==> flow/design.v <==
module jt49_dcrm2 #(parameter sw=8) (
    input                clk,
    input                cen,
    input                rst,
    input         [sw-1:0]  din,
    output signed [sw-1:0]  dout
);
localparam dw=10;  
reg  signed [sw+dw:0] integ, exact, error;
reg  signed [sw:0] pre_dout;
reg signed [sw:0] q;
always @(*) begin
    exact = integ+error;
    q = exact[sw+dw:dw];
    pre_dout  = { 1'b0, din } - q;
end
assign dout = pre_dout[sw-1:0];
always @(posedge clk)
    if( rst ) begin
        integ <= {sw+dw+1{1'b0}};
        error <= {sw+dw+1{1'b0}};
    end else if( cen ) begin
        integ <= integ + pre_dout;  
        error <= exact-{q, {dw{1'b0}}};
    end
endmodule
module iir_1st_order
#(
	parameter COEFF_WIDTH = 18,
	parameter COEFF_SCALE = 15,
	parameter DATA_WIDTH  = 16,
	parameter COUNT_BITS  = 10
)
(
	input clk,
	input reset,
	input [COUNT_BITS - 1 : 0] div,
	input signed [COEFF_WIDTH - 1 : 0] A2, B1, B2,
   input signed [DATA_WIDTH - 1 :0] in,
   output [DATA_WIDTH - 1:0] out
);
	reg signed [DATA_WIDTH-1:0] x0,x1,y0;
	reg signed [DATA_WIDTH + COEFF_WIDTH - 1 : 0] out32;
	reg [COUNT_BITS - 1:0] count;
	assign out = y0;
	always @ (*) begin
		out32 <= (B1*x0 + B2*x1) - A2*y0;  
	end
	always @ (posedge clk) begin
		if(reset) begin
			count <= 0;
			x0 <= 0;
			x1 <= 0;
			y0 <= 0;
		end
		else begin
			count <= count + 1'd1;
			if (count == div - 1) begin
					count <= 0;
					y0 <= {out32[DATA_WIDTH + COEFF_WIDTH - 1] , out32[COEFF_SCALE + DATA_WIDTH - 2 : COEFF_SCALE]};
					x1 <= x0;
					x0 <= in;
			end
		end
	end
endmodule  
module iir_2nd_order
#(
	parameter COEFF_WIDTH = 18,
	parameter COEFF_SCALE = 14,
	parameter DATA_WIDTH  = 16,
	parameter COUNT_BITS  = 10
)
(
	input clk,
	input reset,
	input [COUNT_BITS - 1 : 0] div,
	input signed [COEFF_WIDTH - 1 : 0] A2, A3, B1, B2, B3,
   input signed [DATA_WIDTH - 1 : 0] in,
   output [DATA_WIDTH - 1 : 0] out
);
	reg signed [DATA_WIDTH-1 : 0] x0,x1,x2;
	reg signed [DATA_WIDTH-1 : 0] y0,y1;
	reg signed [(DATA_WIDTH + COEFF_WIDTH - 1) : 0] out32;
	reg [COUNT_BITS : 0] count;
	assign out = y0;
	always @ (*) begin
		out32 <= (B1*x0 + B2*x1 + B3*x2) - (A2*y0 + A3*y1);  
	end
	always @ (posedge clk) begin
		if(reset) begin
			count <=  0;
			x0 <= 0;
			x1 <= 0;
			x2 <= 0;
			y0 <= 0;
			y1 <= 0; 
		end
		else begin
			count <= count + 1'd1;
			if (count == div - 1) begin
					count <= 0;
					y1 <= y0;
					y0 <= {out32[DATA_WIDTH + COEFF_WIDTH - 1] , out32[(DATA_WIDTH + COEFF_SCALE - 2) : COEFF_SCALE]};
					x2 <= x1;
					x1 <= x0;
					x0 <= in;
			end
		end
	end
endmodule  
module arkanoid_lpf(
	input clk,
	input reset,
	input signed [15:0] in,
	output signed [15:0] out);
	wire [9:0] div = 10'd256;  
	wire signed [17:0] A2;
	wire signed [17:0] B2;
	wire signed [17:0] B1;
	wire signed [15:0] audio_post_lpf1;
	assign A2 = -18'd18211;
	assign B1 = 18'd7278;
	assign B2 = 18'd7278;
	iir_1st_order lpf6db(.clk(clk),
								.reset(reset),
								.div(div),
								.A2(A2),
								.B1(B1),
								.B2(B2),
								.in(in),
								.out(audio_post_lpf1)); 
	assign out = audio_post_lpf1;
endmodule
module arkanoid_audio
(
	input                clk_48m,
	input                reset,       
	input          [9:0] sound_raw,   
	input                pause,
	input                vol_boost,
	output signed [15:0] sound
);
reg [8:0] div;
always @(posedge clk_48m) begin
	if(!reset)
		div <= 9'd0;
	else
		div <= div + 9'd1;
end
wire dcrm_cen = !div;
wire signed [15:0] sound_dcrm;
jt49_dcrm2 #(16) dcrm
(
	.clk(clk_48m),
	.cen(dcrm_cen),
	.rst(~reset),
	.din({5'd0, sound_raw}),
	.dout(sound_dcrm)
);
wire signed [15:0] sound_filtered;
arkanoid_lpf lpf
(
	.clk(clk_48m),
	.reset(~reset),
	.in(sound_dcrm),
	.out(sound_filtered)
);
assign sound = pause ? 16'd0 : vol_boost ? (sound_filtered <<< 16'd5) : (sound_filtered <<< 16'd4);
endmodule
# Tool chain data of arkanoid_audio
# Each step is given for the RTL above and for the edited RTL.
# "before" refers to lines of the RTL above, "after" to lines of the edited file.
# "diff": "after" minus "before" as printed here.
# Library cell names are shortened.
# Not given: n/a
# setup
design,arkanoid_audio
clock,clk_48m
cell_library,sky130hd
corner,tt_025C_1v80

# The edit
# Unified diff, file above to edited file.
# The edit is scripted: it alters the design's behaviour and was not made to optimise anything.
# begin of diff
@@ -45,5 +45,5 @@
 	assign out = y0;
 	always @ (*) begin
-		out32 <= (B1*x0 + B2*x1) - A2*y0;  
+		out32 <= (B1*x0 + B2*x1) ^ A2*y0;  
 	end
 	always @ (posedge clk) begin
# end of diff

# Word level
# Yosys after proc, flatten, opt, wreduce and memory -nomap, before mapping. Enables and synchronous resets that opt folds into registers are not counted as muxes. Memory bits, and registers merged into a memory's read port (data or address), are not among the register bits. Print and check cells are not counted. Equal cells are merged and count once.
# word_totals
item,before,after,diff
register_bits,121,121,0
rom_bits,0,0,0
n_memories,0,0,0
latchBits,0,0,0
in_bits,14,14,0
out_inout_bits,16,16,0
wordCells,24,24,0
ram_bits,0,0,0
clocked_rd_ports_x_width,0,0,0
# op_classes
item,before,after,diff
mux,2,2,0
n_div,0,0,0
n_shift,0,0,0
reduce_logical,2,2,0
mul,3,3,0
equal,1,1,0
bitwise,1,2,1
addsub,8,7,-1
compare,0,0,0
# op_table
operator,before,after,diff
subtractor 31 x 32 -> 33 bit,1,0,-1
XOR 31 x 32 -> 32 bit,0,1,1
multiplier 13 x 16 -> 29 bit (first input constant),2,2,0
2-to-1 mux 16 bit,2,2,0
adder 10 x 1 -> 10 bit (second input constant),1,1,0
adder 27 x 17 -> 27 bit,1,1,0
adder 27 bit,1,1,0
adder 30 x 30 -> 31 bit,1,1,0
adder 9 x 1 -> 9 bit (second input constant),1,1,0
== test 10 x 8 -> 1 bit (second input constant),1,1,0
zero test 9 bit,1,1,0
multiplier 16 x 16 -> 32 bit (first input constant),1,1,0
inverter 1 bit,1,1,0
OR reduction 2 bit,1,1,0
subtractor 10 x 17 -> 17 bit,1,1,0
subtractor 27 bit,1,1,0

# Logic depth
# Yosys ltp: most cells in a row. Word level: on the elaborated netlist, between registers, memories and ports. Mapped: between sequential cells and ports; inverters and the memories' decode and read muxes count.
# depth
item,before,after,diff
word_depth,3,3,0
ABC_AREA,0,0,n/a
ltp_mapped,41,32,-9
ltp_nobuf,41,32,-9

# Mapped cells and area
# The flow's flattened synthesis, as Yosys stat reports it; memories are mapped. The netlist is that of the ABC_AREA named above (0 if unset); the other value can give another one.
# by_type
type,before,after,diff
fa_1,355,280,-75
inv_1,575,510,-65
xnor2_1,109,138,29
a211oi_1,19,38,19
nand2_1,171,159,-12
ha_1,336,347,11
o21ai_0,51,60,9
nand3_1,32,39,7
nand4_1,20,13,-7
o21bai_1,15,22,7
and2_1,9,16,7
a21o_1,56,50,-6
o21a_1,9,15,6
nand2b_1,12,7,-5
a31oi_1,11,16,5
o31ai_1,9,4,-5
o21ai_1,7,2,-5
or2_2,4,9,5
# Not every row of either side is listed.
# mapped
item,before,after,diff
sequential_area_um2,2082.0,2082.0,0.0
ff_cells,104,104,0
cell_count,2463,2367,-96
mapped_area_um2,22181.3,20813.7,-1367.6
buf_cells,47,44,-3
# The figures by module come from a second, unflattened synthesis with its own total; it is not the netlist above.
# unflattened
item,before,after,diff
hier_cells,4175,4160,-15
area_unflattened_um2,38824.7,38414.3,-410.4
# Rows give one instance, submodules left out.
# by_module_before
mod,seq_area_um2,area_um2,cells,instances
iir_1st_order,1161.1,34365.5,3635,1
jt49_dcrm2 #(sw=16),740.7,3861.2,464,1
arkanoid_audio,180.2,590.6,74,1
arkanoid_lpf,0.0,7.5,2,1
# by_module_after
mod,seq_area_um2,area_um2,cells,instances
iir_1st_order,1161.1,33955.1,3620,1
jt49_dcrm2 #(sw=16),740.7,3861.2,464,1
arkanoid_audio,180.2,590.6,74,1
arkanoid_lpf,0.0,7.5,2,1

# Path before layout
# Source: OpenSTA report_checks on the synthesized netlist (no wires, ideal clock, input and output delay 20% of the period each), path of least setup slack; recovery checks are left aside. Register names are those of the netlist, which keeps one name where synthesis merged equal registers.
# synth_timing
item,before,after,diff
path_kind,register to register,input to output,n/a
from,register lpf.lpf6db.x0[8],input vol_boost,n/a
to,register lpf.lpf6db.y0[15],output sound[10],n/a
driving_pins,38,3,-35
required_ns,19.914,16.000,-3.914
path_delay_ns,9.460,0.730,-8.730
setup_ns,0.086,n/a,n/a
arrival_ns,9.374,4.730,-4.644
input_delay_ns,n/a,4.000,n/a
tclk_ns,20.0,20.0,0.0
t_first_pin_ns,0.000,4.000,4.000
out_delay_ns,n/a,4.000,n/a
slack_ns,10.541,11.270,0.729
path_buffers,0,1,1
period_less_setup_slack_ns,9.459,8.73,-0.729
# "path_delay_ns" = arrival - input delay + setup time.
# At an output port there is no setup time.
# "driving_pins": output pins that drive a net of the path, with the launching flip-flop's if there is one; two outputs of one cell count as two.
# "period_less_setup_slack_ns" is the clock period less the worst setup slack; recovery checks do not enter. This is arithmetic on one report: input and output delays are still those of the set period (20% each).
# Between the ends stands the longest chain of elaborated cells between them, by number of cells; it is not shown to be the way that was timed. Of several equally long chains one is given.
# Each line given opens the expression or statement behind the cell; cells for indexed reads and writes are added by Yosys, which also makes memories of some case tables.
# synth_between_before
path_cell_list,dfxtp_1 ha_1 inv_1 fa_1 fa_1 fa_1 fa_1 inv_1 ha_1 a21o_1 a21oi_1 a21boi_0 a311o_1 a31o_2 a21oi_1 nand2b_1 o32ai_1 nor2_1 (+2 left out) fa_1 fa_1 inv_1 fa_1 inv_1 fa_1 fa_1 inv_1 ha_1 a21o_1 a21o_1 a21o_1 a21o_1 a21o_1 a21oi_1 o31ai_1 xnor2_1 a211oi_1
elab_chain_cells,3
cells_between,3
cone_lines,1
classes_between,add/sub (2); mul (1)
# synth_lines_before
item,line_no,source
start: declaration,42,"reg signed [DATA_WIDTH-1:0] x0,x1,y0;"
start: assignment,52,x0 <= 0;
start: assignment,62,x0 <= in;
multiplier 13 x 16 -> 29 bit,47,out32 <= (B1*x0 + B2*x1) - A2*y0;
adder 30 x 30 -> 31 bit,47,
subtractor 31 x 32 -> 33 bit,47,
end: assignment,54,y0 <= 0;
end: assignment,60,"y0 <= {out32[DATA_WIDTH + COEFF_WIDTH - 1] , out32[COEFF_SCALE + DATA_WIDTH - 2 : COEFF_SCALE]};"
end: declaration,42,
# synth_between_after
path_cell_list,buf_1 mux2i_1 nor2_1
elab_chain_cells,2
cells_between,2
cone_lines,1
classes_between,mux (2)
# synth_lines_after
item,line_no,source
start: declaration,141,"input vol_boost,"
2-to-1 mux 16 bit (2 in a row),169,assign sound = pause ? 16'd0 : vol_boost ? (sound_filtered <<< 16'd5) : (sound_filtered <<< 16'd4);
end: declaration,142,output signed [15:0] sound

# Timing after layout
# Path of least setup slack in the final report of each run of set A (OpenROAD, finished layout, wires in). Where an end is a register, its clock arrival counts in the times.
# layout_timing
item,before,after,diff
path_kind,register to register,input to output,n/a
from,register lpf.lpf6db.x0[8],input vol_boost,n/a
to,register lpf.lpf6db.y0[15],output sound[14],n/a
input_delay_ns,n/a,4.00,n/a
setup_ns,0.08,n/a,n/a
required_ns,20.31,16.00,-4.31
t_first_pin_ns,0.40,4.00,3.60
tclk_ns,20.0,20.0,0.0
driving_pins,38,4,-34
out_delay_ns,n/a,4.00,n/a
path_buffers,0,2,2
arrival_ns,10.44,5.72,-4.72
slack_ns,9.87,10.28,0.41
# Between the ends stands the longest chain of elaborated cells between them, by number of cells; it is not shown to be the way that was timed. Of several equally long chains one is given.
# layout_between_before
path_cell_list,dfxtp_1 ha_1 inv_1 fa_1 fa_1 fa_1 fa_1 inv_1 ha_1 a21o_1 a21oi_1 a21boi_0 a311o_1 a31o_2 a21oi_1 nand2b_1 o32ai_1 nor2_1 (+2 left out) fa_1 fa_1 inv_1 fa_1 inv_1 fa_1 fa_1 inv_1 ha_1 a21o_1 a21o_1 a21o_1 a21o_1 a21o_1 a21oi_1 o31ai_1 xnor2_1 a211oi_1
elab_chain_cells,3
cells_between,3
cone_lines,1
classes_between,add/sub (2); mul (1)
# layout_lines_before
item,line_no,source
start: declaration,42,"reg signed [DATA_WIDTH-1:0] x0,x1,y0;"
start: assignment,52,x0 <= 0;
start: assignment,62,x0 <= in;
multiplier 13 x 16 -> 29 bit,47,out32 <= (B1*x0 + B2*x1) - A2*y0;
adder 30 x 30 -> 31 bit,47,
subtractor 31 x 32 -> 33 bit,47,
end: assignment,54,y0 <= 0;
end: assignment,60,"y0 <= {out32[DATA_WIDTH + COEFF_WIDTH - 1] , out32[COEFF_SCALE + DATA_WIDTH - 2 : COEFF_SCALE]};"
end: declaration,42,
# layout_between_after
path_cell_list,clkdlybuf4s50_1 mux2i_1 nor2_1 clkdlybuf4s50_1
elab_chain_cells,2
cells_between,2
cone_lines,1
classes_between,mux (2)
# layout_lines_after
item,line_no,source
start: declaration,141,"input vol_boost,"
2-to-1 mux 16 bit (2 in a row),169,assign sound = pause ? 16'd0 : vol_boost ? (sound_filtered <<< 16'd5) : (sound_filtered <<< 16'd4);
end: declaration,142,output signed [15:0] sound

# Layout results
# Both versions went through the flow (Yosys, OpenROAD) with the same settings in each pair. Constraints: input delay and output delay 20% of the set period each, output load 0.01 pF.
# flow_settings_set_A
CORE_UTILIZATION,40
period_ns,20.0
CAP_MARGIN,20
CORE_MARGIN,2
SLEW_MARGIN,20
# measured_set_A
item,before,after,diff
setup_ws_ns,9.867,10.279,0.412
finish.stdcell_area_um2,23503.8,22145.0,-1358.8
design_die_area_um2,57353.1,53875.1,-3478.0
util_pct,42.7,43.1,0.4
synthArea_um2,22181.3,20813.7,-1367.6
final_power_mw,1.046,1.042,-0.004
clock_period_reached_ns,10.133,9.721,-0.412
fin_tns_ns,0.000,0.000,0.000
hold_ws_ns,0.467,0.468,0.001
# flow_settings_set_B
CELL_PAD_IN_SITES_GLOBAL_PLACEMENT,0
CORE_MARGIN,3
CORE_UTILIZATION,63
CTS_CLUSTER_DIAMETER,44
PLACE_DENSITY,0.48
SETUP_SLACK_MARGIN,3.93
period_ns,14.2
CAP_MARGIN,20
SLEW_MARGIN,20
# measured_set_B
item,before,after,diff
setup_ws_ns,4.387,6.175,1.788
finish.stdcell_area_um2,23193.5,21800.9,-1392.6
design_die_area_um2,37496.4,35253.8,-2242.6
util_pct,67.0,68.0,1.0
synthArea_um2,22181.3,20813.7,-1367.6
final_power_mw,1.478,1.466,-0.012
clock_period_reached_ns,9.813,8.025,-1.788
fin_tns_ns,0.000,0.000,0.000
hold_ws_ns,0.462,0.463,0.001
# "clock_period_reached_ns" means the clock period less the worst setup slack. The figure is calculated, with input and output delays left at 20% of the set period.
# "final_power_mw" rests on the timing tool's default activity at the inputs, not on a simulated workload.
